==> flow/design.v <==
module CORDIC #(parameter integer W = 32)
(
    input wire clk,
    input wire start,
    input wire signed [31:0] x,
    input wire signed [31:0] y,
    output wire signed [W-1:0]phi,
    output wire done
);
wire sigma;
wire signed [31:0] x_shift;
wire signed [31:0] y_shift;
reg [5:0] counter;
reg signed [31:0] x_reg;
reg signed [31:0] y_reg;
reg signed [31:0] z;
wire signed [31:0] atan_table [0:27];
assign atan_table[00] = 32'h3243f6a9; 
assign atan_table[01] = 32'h1dac6705;
assign atan_table[02] = 32'h0fadbafd;
assign atan_table[03] = 32'h07f56ea7;
assign atan_table[04] = 32'h03feab77;
assign atan_table[05] = 32'h01ffd55c;
assign atan_table[06] = 32'h00fffaab;
assign atan_table[07] = 32'h007fff55;
assign atan_table[08] = 32'h003fffeb;
assign atan_table[09] = 32'h001ffffd;
assign atan_table[10] = 32'h00100000;
assign atan_table[11] = 32'h00080000;
assign atan_table[12] = 32'h00040000;
assign atan_table[13] = 32'h00020000;
assign atan_table[14] = 32'h00010000;
assign atan_table[15] = 32'h00008000;
assign atan_table[16] = 32'h00004000;
assign atan_table[17] = 32'h00002000;
assign atan_table[18] = 32'h00001000;
assign atan_table[19] = 32'h00000800;
assign atan_table[20] = 32'h00000400;
assign atan_table[21] = 32'h00000200;
assign atan_table[22] = 32'h00000100;
assign atan_table[23] = 32'h00000080;
assign atan_table[24] = 32'h00000040;
assign atan_table[25] = 32'h00000020;
assign atan_table[26] = 32'h00000010;
assign atan_table[27] = 32'h00000008;
assign sigma = y_reg[31];
assign x_shift = y_reg >>> counter; 
assign y_shift = x_reg >>> counter; 
assign phi = z[31:31-W+1];
assign done = (counter == 28);
always @(posedge clk) begin
    if(start)begin
        x_reg <= x;
        y_reg <= y;
        z <= 0;
        counter <= 0;
    end
    else begin
        if(counter == 28) begin
            x_reg <= x_reg;
            y_reg <= y_reg;
            z <= z;
            counter <= counter;
        end
        else begin
            x_reg <= sigma ? (x_reg - x_shift) : (x_reg + x_shift);
            y_reg <= sigma ? (y_reg + y_shift) : (y_reg - y_shift);
            z <= sigma ? (z - atan_table[counter]) : (z + atan_table[counter]);
            counter <= counter + 1;
        end
    end
end
endmodule
Reports on CORDIC
Each step is given for the RTL above and for the edited RTL.
Lines under "before" count in the file above, lines under "after" in the edited file.
"change": "after" minus "before" as printed here.
Operators carry their Yosys type and port widths (W data, S select, Z words).
Cell names lack the library's common part.
Not given: -
Set-up
  top module: CORDIC
  clock port: clk
  cell library: sky130hd
  corner: tt_025C_1v80

The edit
The edit as a unified diff against the file above.
The edit is scripted: it alters the design's behaviour and was not made to optimise anything.
begin of diff
@@ -12,5 +12,5 @@
 wire signed [31:0] y_shift;
 reg [5:0] counter;
-reg signed [31:0] x_reg;
+reg signed [39:0] x_reg;
 reg signed [31:0] y_reg;
 reg signed [31:0] z;
end of diff

Word-level counts
Counts by Yosys on the flattened word-level netlist (proc, flatten, opt, wreduce; memories kept). Register bits leave out memories and registers merged into their read ports (data or address). Print and check cells are left out. Cells with the same type and inputs are merged into one.
Word-level totals
  word width x clocked read ports: before 0, after 0, change 0
  ROM bits: before 0, after 0, change 0
  memory cells: before 0, after 0, change 0
  output and inout port bits: before 33, after 33, change 0
  flip-flop bits (word level): before 102, after 110, change +8
  memory bits (writable): before 0, after 0, change 0
  latch bits: before 0, after 0, change 0
  bits of input ports: before 66, after 66, change 0
Cells by class
  $lt $le $gt $ge: before 0, after 0, change 0
  reduce/logical cells: before 1, after 1, change 0
  shift-type cells: before 2, after 2, change 0
  div/mod/pow operators: before 0, after 0, change 0
  multiply operators: before 0, after 0, change 0
  muxes and demuxes: before 10, after 10, change 0
  bitwise gates (word level): before 0, after 0, change 0
  eq/ne operators: before 29, after 29, change 0
  add/sub/neg operators: before 7, after 7, change 0
Operators by type and width
  $mux W32: before 9, after 6, change -3
  $mux W40: before 0, after 3, change +3
  $add A32 B32 Y32: before 3, after 2, change -1
  $sub A32 B32 Y32: before 3, after 2, change -1
  $sshr A32 B6 Y32: before 2, after 1, change -1
  $add A40 B32 Y40: before 0, after 1, change +1
  $sshr A40 B6 Y32: before 0, after 1, change +1
  $sub A40 B32 Y40: before 0, after 1, change +1
  $eq A5 B5 Y1 const B: before 12, after 12, change 0
  $eq A5 B4 Y1 const B: before 8, after 8, change 0
  $eq A5 B3 Y1 const B: before 4, after 4, change 0
  $eq A5 B2 Y1 const B: before 2, after 2, change 0
  $add A6 B1 Y6 const B: before 1, after 1, change 0
  $eq A5 B1 Y1 const B: before 1, after 1, change 0
  $eq A6 B5 Y1 const B: before 1, after 1, change 0
  $logic_not A5 Y1: before 1, after 1, change 0
  $ne A2 B2 Y1 const B: before 1, after 1, change 0
  $pmux W32 S28: before 1, after 1, change 0

Depth
Yosys ltp: most cells in a row. Word level: on the elaborated netlist, between registers, memories and ports. Mapped: between sequential cells and ports; inverters and the memories' decode and read muxes count.
Depth
  depth in word-level cells: before 6, after 6, change 0
  ABC_AREA: before 0, after 0
  gate-level depth with buffers: before 32, after 31, change -1
  gate-level depth less buffers: before 26, after 24, change -2

After synthesis
The flow's flattened synthesis, as Yosys stat reports it; memories are mapped. The netlist is that of the ABC_AREA named above (0 if unset); the other value can give another one.
Synthesis totals
  synthesis area (sq um): before 16264.3, after 18014.8, change +1750.5
  mapped cells: before 2020, after 2260, change +240
  flip-flops: before 102, after 110, change +8
  buffer cells: before 131, after 150, change +19
Cell types
  o21ai_0: before 142, after 171, change +29
  mux2i_1: before 53, after 81, change +28
  nand2_1: before 231, after 254, change +23
  a21o_1: before 26, after 49, change +23
  nor2_1: before 166, after 185, change +19
  mux4_2: before 50, after 69, change +19
  a21oi_1: before 162, after 179, change +17
  o22ai_1: before 26, after 39, change +13
  clkbuf_1: before 76, after 88, change +12
  nand3_1: before 45, after 56, change +11
  a211oi_1: before 27, after 38, change +11
  mux4_1: before 12, after 1, change -11
  buf_2: before 29, after 19, change -10
  a31oi_1: before 27, after 37, change +10
  and3_1: before 13, after 23, change +10
  ha_1: before 101, after 109, change +8
  edfxtp_1: before 64, after 72, change +8
  nor3_1: before 45, after 53, change +8
The list need not be complete.

Path before layout
Source: OpenSTA report_checks on the synthesized netlist (no wires, ideal clock, input and output delay 20% of the period each), path of least setup slack; recovery checks are left aside. Register names are those of the netlist, which keeps one name where synthesis merged equal registers.
Timing path after synthesis
  path type: before flip-flop to flip-flop, after flip-flop to flip-flop
  from: before reg counter[1], after reg counter[0]
  to: before reg x_reg[31], after reg z[30]
  required time (ns): before 7.240, after 7.414, change +0.174
  library setup time (ns): before 0.260, after 0.086, change -0.174
  period (ns): before 7.5, after 7.5, change 0.0
  slack (ns): before 1.065, after 0.895, change -0.170
  path delay (ns): before 6.435, after 6.606, change +0.171
  data arrival time (ns): before 6.175, after 6.520, change +0.345
  stages: before 27, after 30, change +3
  launch time at the first pin (ns): before 0.000, after 0.000, change 0.000
  synthesis period reached (ns): before 6.435, after 6.605, change +0.170
"path delay" is the arrival time less input delay plus setup time.
"stages" counts driving pins, that of a launching flip-flop among them; a cell with two outputs on the path counts twice.
"synthesis period reached" is the clock period less the worst setup slack; recovery checks do not enter. This is arithmetic on one report: input and output delays are still those of the set period (20% each).
Between the ends stands the longest chain of elaborated cells between them, by number of cells; it is not shown to be the way that was timed. Of several equally long chains one is given.
Each line given opens the expression or statement behind the cell; cells for indexed reads and writes are added by Yosys, which also makes memories of some case tables.
A register here has more assigning lines than the two given.
before: The path ends at the data pin of a flip-flop with enable; ways to the enable are not counted.
On the way, after synthesis, before
  path through: dfxtp_1 > buf_6 > buf_12 > buf_6 > buf_4 > buf_2 > mux4_2 > a222oi_1 > o221a_2 > ha_1 > o211ai_1 > nor3_1 > a31o_2 > nand2_1 > mux2_2 > o221ai_1 > ha_1 > a21o_1 > a21oi_1 > o21a_1 > o21ai_0 > o2111ai_1 > a311oi_1 > o41a_1 > a211o_1 > xnor3_1 > mux2_2
  cells in the longest elaborated chain: 5
Ends and longest elaborated chain, after synthesis, before
  start, declared: line 13  | reg [5:0] counter;
  start, assigned: line 63  | counter <= counter;
  start, assigned: line 69  | counter <= counter + 1;
  $sshr A32 B6 Y32: line 47  | assign x_shift = y_reg >>> counter;
  $add A32 B32 Y32: line 66  | x_reg <= sigma ? (x_reg - x_shift) : (x_reg + x_shift);
  $mux W32: line 66
  $mux W32: line 59  | if(counter == 28) begin
  $mux W32: line 52  | if(start)begin
  end, assigned: line 53  | x_reg <= x;
  end, assigned: line 60  | x_reg <= x_reg;
  end, declared: line 14  | reg signed [31:0] x_reg;
On the way, after synthesis, after
  path through: dfxtp_1 > buf_6 > inv_2 > buf_1 > clkbuf_1 > ha_1 > clkbuf_1 > or3_1 > o21ai_0 > a21oi_1 > a2111oi_0 > clkbuf_1 > nor2_1 > ha_1 > nand2_1 > nor4_1 > and2_1 > a21oi_1 > xor2_1 > ha_1 > and4_1 > and3_1 > a31oi_1 > o221ai_1 > o21ai_0 > o21ai_0 > a41o_1 > o211ai_1 > mux2_2 > a211oi_1
  cells in the longest elaborated chain: 6
Ends and longest elaborated chain, after synthesis, after
  start, declared: line 13  | reg [5:0] counter;
  start, assigned: line 63  | counter <= counter;
  start, assigned: line 69  | counter <= counter + 1;
  $eq A5 B5 Y1: line 68  | z <= sigma ? (z - atan_table[counter]) : (z + atan_table[counter]);
  $pmux W32 S28: line 68
  $mux W32: line 59  | if(counter == 28) begin
  $mux W32: line 52  | if(start)begin
  $add A32 B32 Y32: line 68
  $mux W32: line 68
  end, assigned: line 62  | z <= z;
  end, assigned: line 68
  end, declared: line 16  | reg signed [31:0] z;

Path in the finished layout
From the final timing report of the runs of pair A: the path of least setup slack in the routed layout; clock arrival at registers is part of the times.
Timing path after layout
  path type: before flip-flop to flip-flop, after flip-flop to flip-flop
  from: before reg x_reg[13], after reg counter[1]
  to: before reg y_reg[31], after reg x_reg[39]
  required time (ns): before 7.29, after 7.32, change +0.03
  data arrival time (ns): before 6.90, after 6.93, change +0.03
  stages: before 27, after 22, change -5
  period (ns): before 7.15, after 7.15, change 0.00
  library setup time (ns): before 0.26, after 0.24, change -0.02
  slack (ns): before 0.39, after 0.40, change +0.01
  launch time at the first pin (ns): before 0.39, after 0.41, change +0.02
Between the ends stands the longest chain of elaborated cells between them, by number of cells; it is not shown to be the way that was timed. Of several equally long chains one is given.
A register here has more assigning lines than the two given.
On the way, after layout, before
  path through: edfxtp_1 > mux4_2 > mux2_2 > a2111oi_1 > buf_4 > o21ai_0 > a21oi_2 > ha_1 > nand4_1 > nor3_2 > buf_4 > nand2b_1 > buf_4 > nor2_1 > a21oi_1 > xnor2_1 > ha_1 > a2111oi_0 > o21ai_0 > o2111ai_1 > nand2_1 > nor3_2 > a21oi_1 > a41oi_1 > o21ai_0 > xor2_1 > o21ai_1
  cells in the longest elaborated chain: 5
Ends and longest elaborated chain, after layout, before
  start, declared: line 14  | reg signed [31:0] x_reg;
  start, assigned: line 53  | x_reg <= x;
  start, assigned: line 60  | x_reg <= x_reg;
  $sshr A32 B6 Y32: line 48  | assign y_shift = x_reg >>> counter;
  $sub A32 B32 Y32: line 67  | y_reg <= sigma ? (y_reg + y_shift) : (y_reg - y_shift);
  $mux W32: line 67
  $mux W32: line 59  | if(counter == 28) begin
  $mux W32: line 52  | if(start)begin
  end, assigned: line 54  | y_reg <= y;
  end, assigned: line 61  | y_reg <= y_reg;
  end, declared: line 15  | reg signed [31:0] y_reg;
after: The path ends at the data pin of a flip-flop with enable; ways to the enable are not counted.
On the way, after layout, after
  path through: dfxtp_4 > buf_4 > mux4_2 > a22o_1 > nor4_1 > nand3_1 > nor4_4 > and3b_1 > a311oi_1 > a21oi_1 > o22ai_1 > ha_1 > buf_4 > a221o_1 > o21ai_0 > and3b_1 > a31oi_1 > o21a_1 > o41ai_1 > o2111ai_1 > xnor3_1 > mux2_2
  cells in the longest elaborated chain: 5
Ends and longest elaborated chain, after layout, after
  start, declared: line 13  | reg [5:0] counter;
  start, assigned: line 63  | counter <= counter;
  start, assigned: line 69  | counter <= counter + 1;
  $sshr A32 B6 Y32: line 47  | assign x_shift = y_reg >>> counter;
  $add A40 B32 Y40: line 66  | x_reg <= sigma ? (x_reg - x_shift) : (x_reg + x_shift);
  $mux W40: line 66
  $mux W40: line 59  | if(counter == 28) begin
  $mux W40: line 52  | if(start)begin
  end, assigned: line 53  | x_reg <= x;
  end, assigned: line 60  | x_reg <= x_reg;
  end, declared: line 14  | reg signed [39:0] x_reg;

Flow runs
Runs of the flow (Yosys, OpenROAD) on both versions; the two runs of a pair have the same settings. The constraints put input and output delay at 20% of the set period each and load the outputs with 0.01 pF.
Settings, pair A
  CORE_UTILIZATION: 40
  period_ns: 7.15
  CAP_MARGIN: 20
  CORE_MARGIN: 2
  SLEW_MARGIN: 20
Final reports, pair A
  final design utilization (%): before 46.5, after 45.4, change -1.1
  total negative slack (ns): before 0.000, after 0.000, change 0.000
  setup slack of the worst path (ns): before 0.388, after 0.398, change +0.010
  area of the standard cells in the finished layout (sq um): before 18569.1, after 20113.0, change +1543.9
  period achieved (ns): before 6.762, after 6.752, change -0.010
  area of the die (sq um): before 42289.9, after 46751.1, change +4461.2
  netlist area reported by Yosys (sq um): before 16264.3, after 18014.8, change +1750.5
  final worst hold slack (ns): before 0.480, after 0.477, change -0.003
  total power after layout (µW): before 11177, after 11615, change +438
Settings, pair B
  CAP_MARGIN: 20
  CELL_PAD_IN_SITES_GLOBAL_PLACEMENT: 0
  CORE_ASPECT_RATIO: 0.72
  CORE_UTILIZATION: 36
  PLACE_DENSITY: 0.55
  SETUP_SLACK_MARGIN: -0.1
  period_ns: 7.17
  CORE_MARGIN: 2
  SLEW_MARGIN: 20
Final reports, pair B
  final design utilization (%): before 41.3, after 41.4, change +0.1
  total negative slack (ns): before 0.000, after 0.000, change 0.000
  setup slack of the worst path (ns): before 0.375, after 0.217, change -0.158
  area of the standard cells in the finished layout (sq um): before 18497.7, after 20430.8, change +1933.1
  period achieved (ns): before 6.795, after 6.953, change +0.158
  area of the die (sq um): before 46917.4, after 51870.7, change +4953.3
  netlist area reported by Yosys (sq um): before 16264.3, after 18014.8, change +1750.5
  final worst hold slack (ns): before 0.481, after 0.481, change 0.000
  total power after layout (µW): before 11093, after 11894, change +801
"period achieved" = clock period - worst setup slack. The figure is calculated, with input and output delays left at 20% of the set period.
"total power after layout" is the tool's figure for a default switching activity; nothing was simulated.
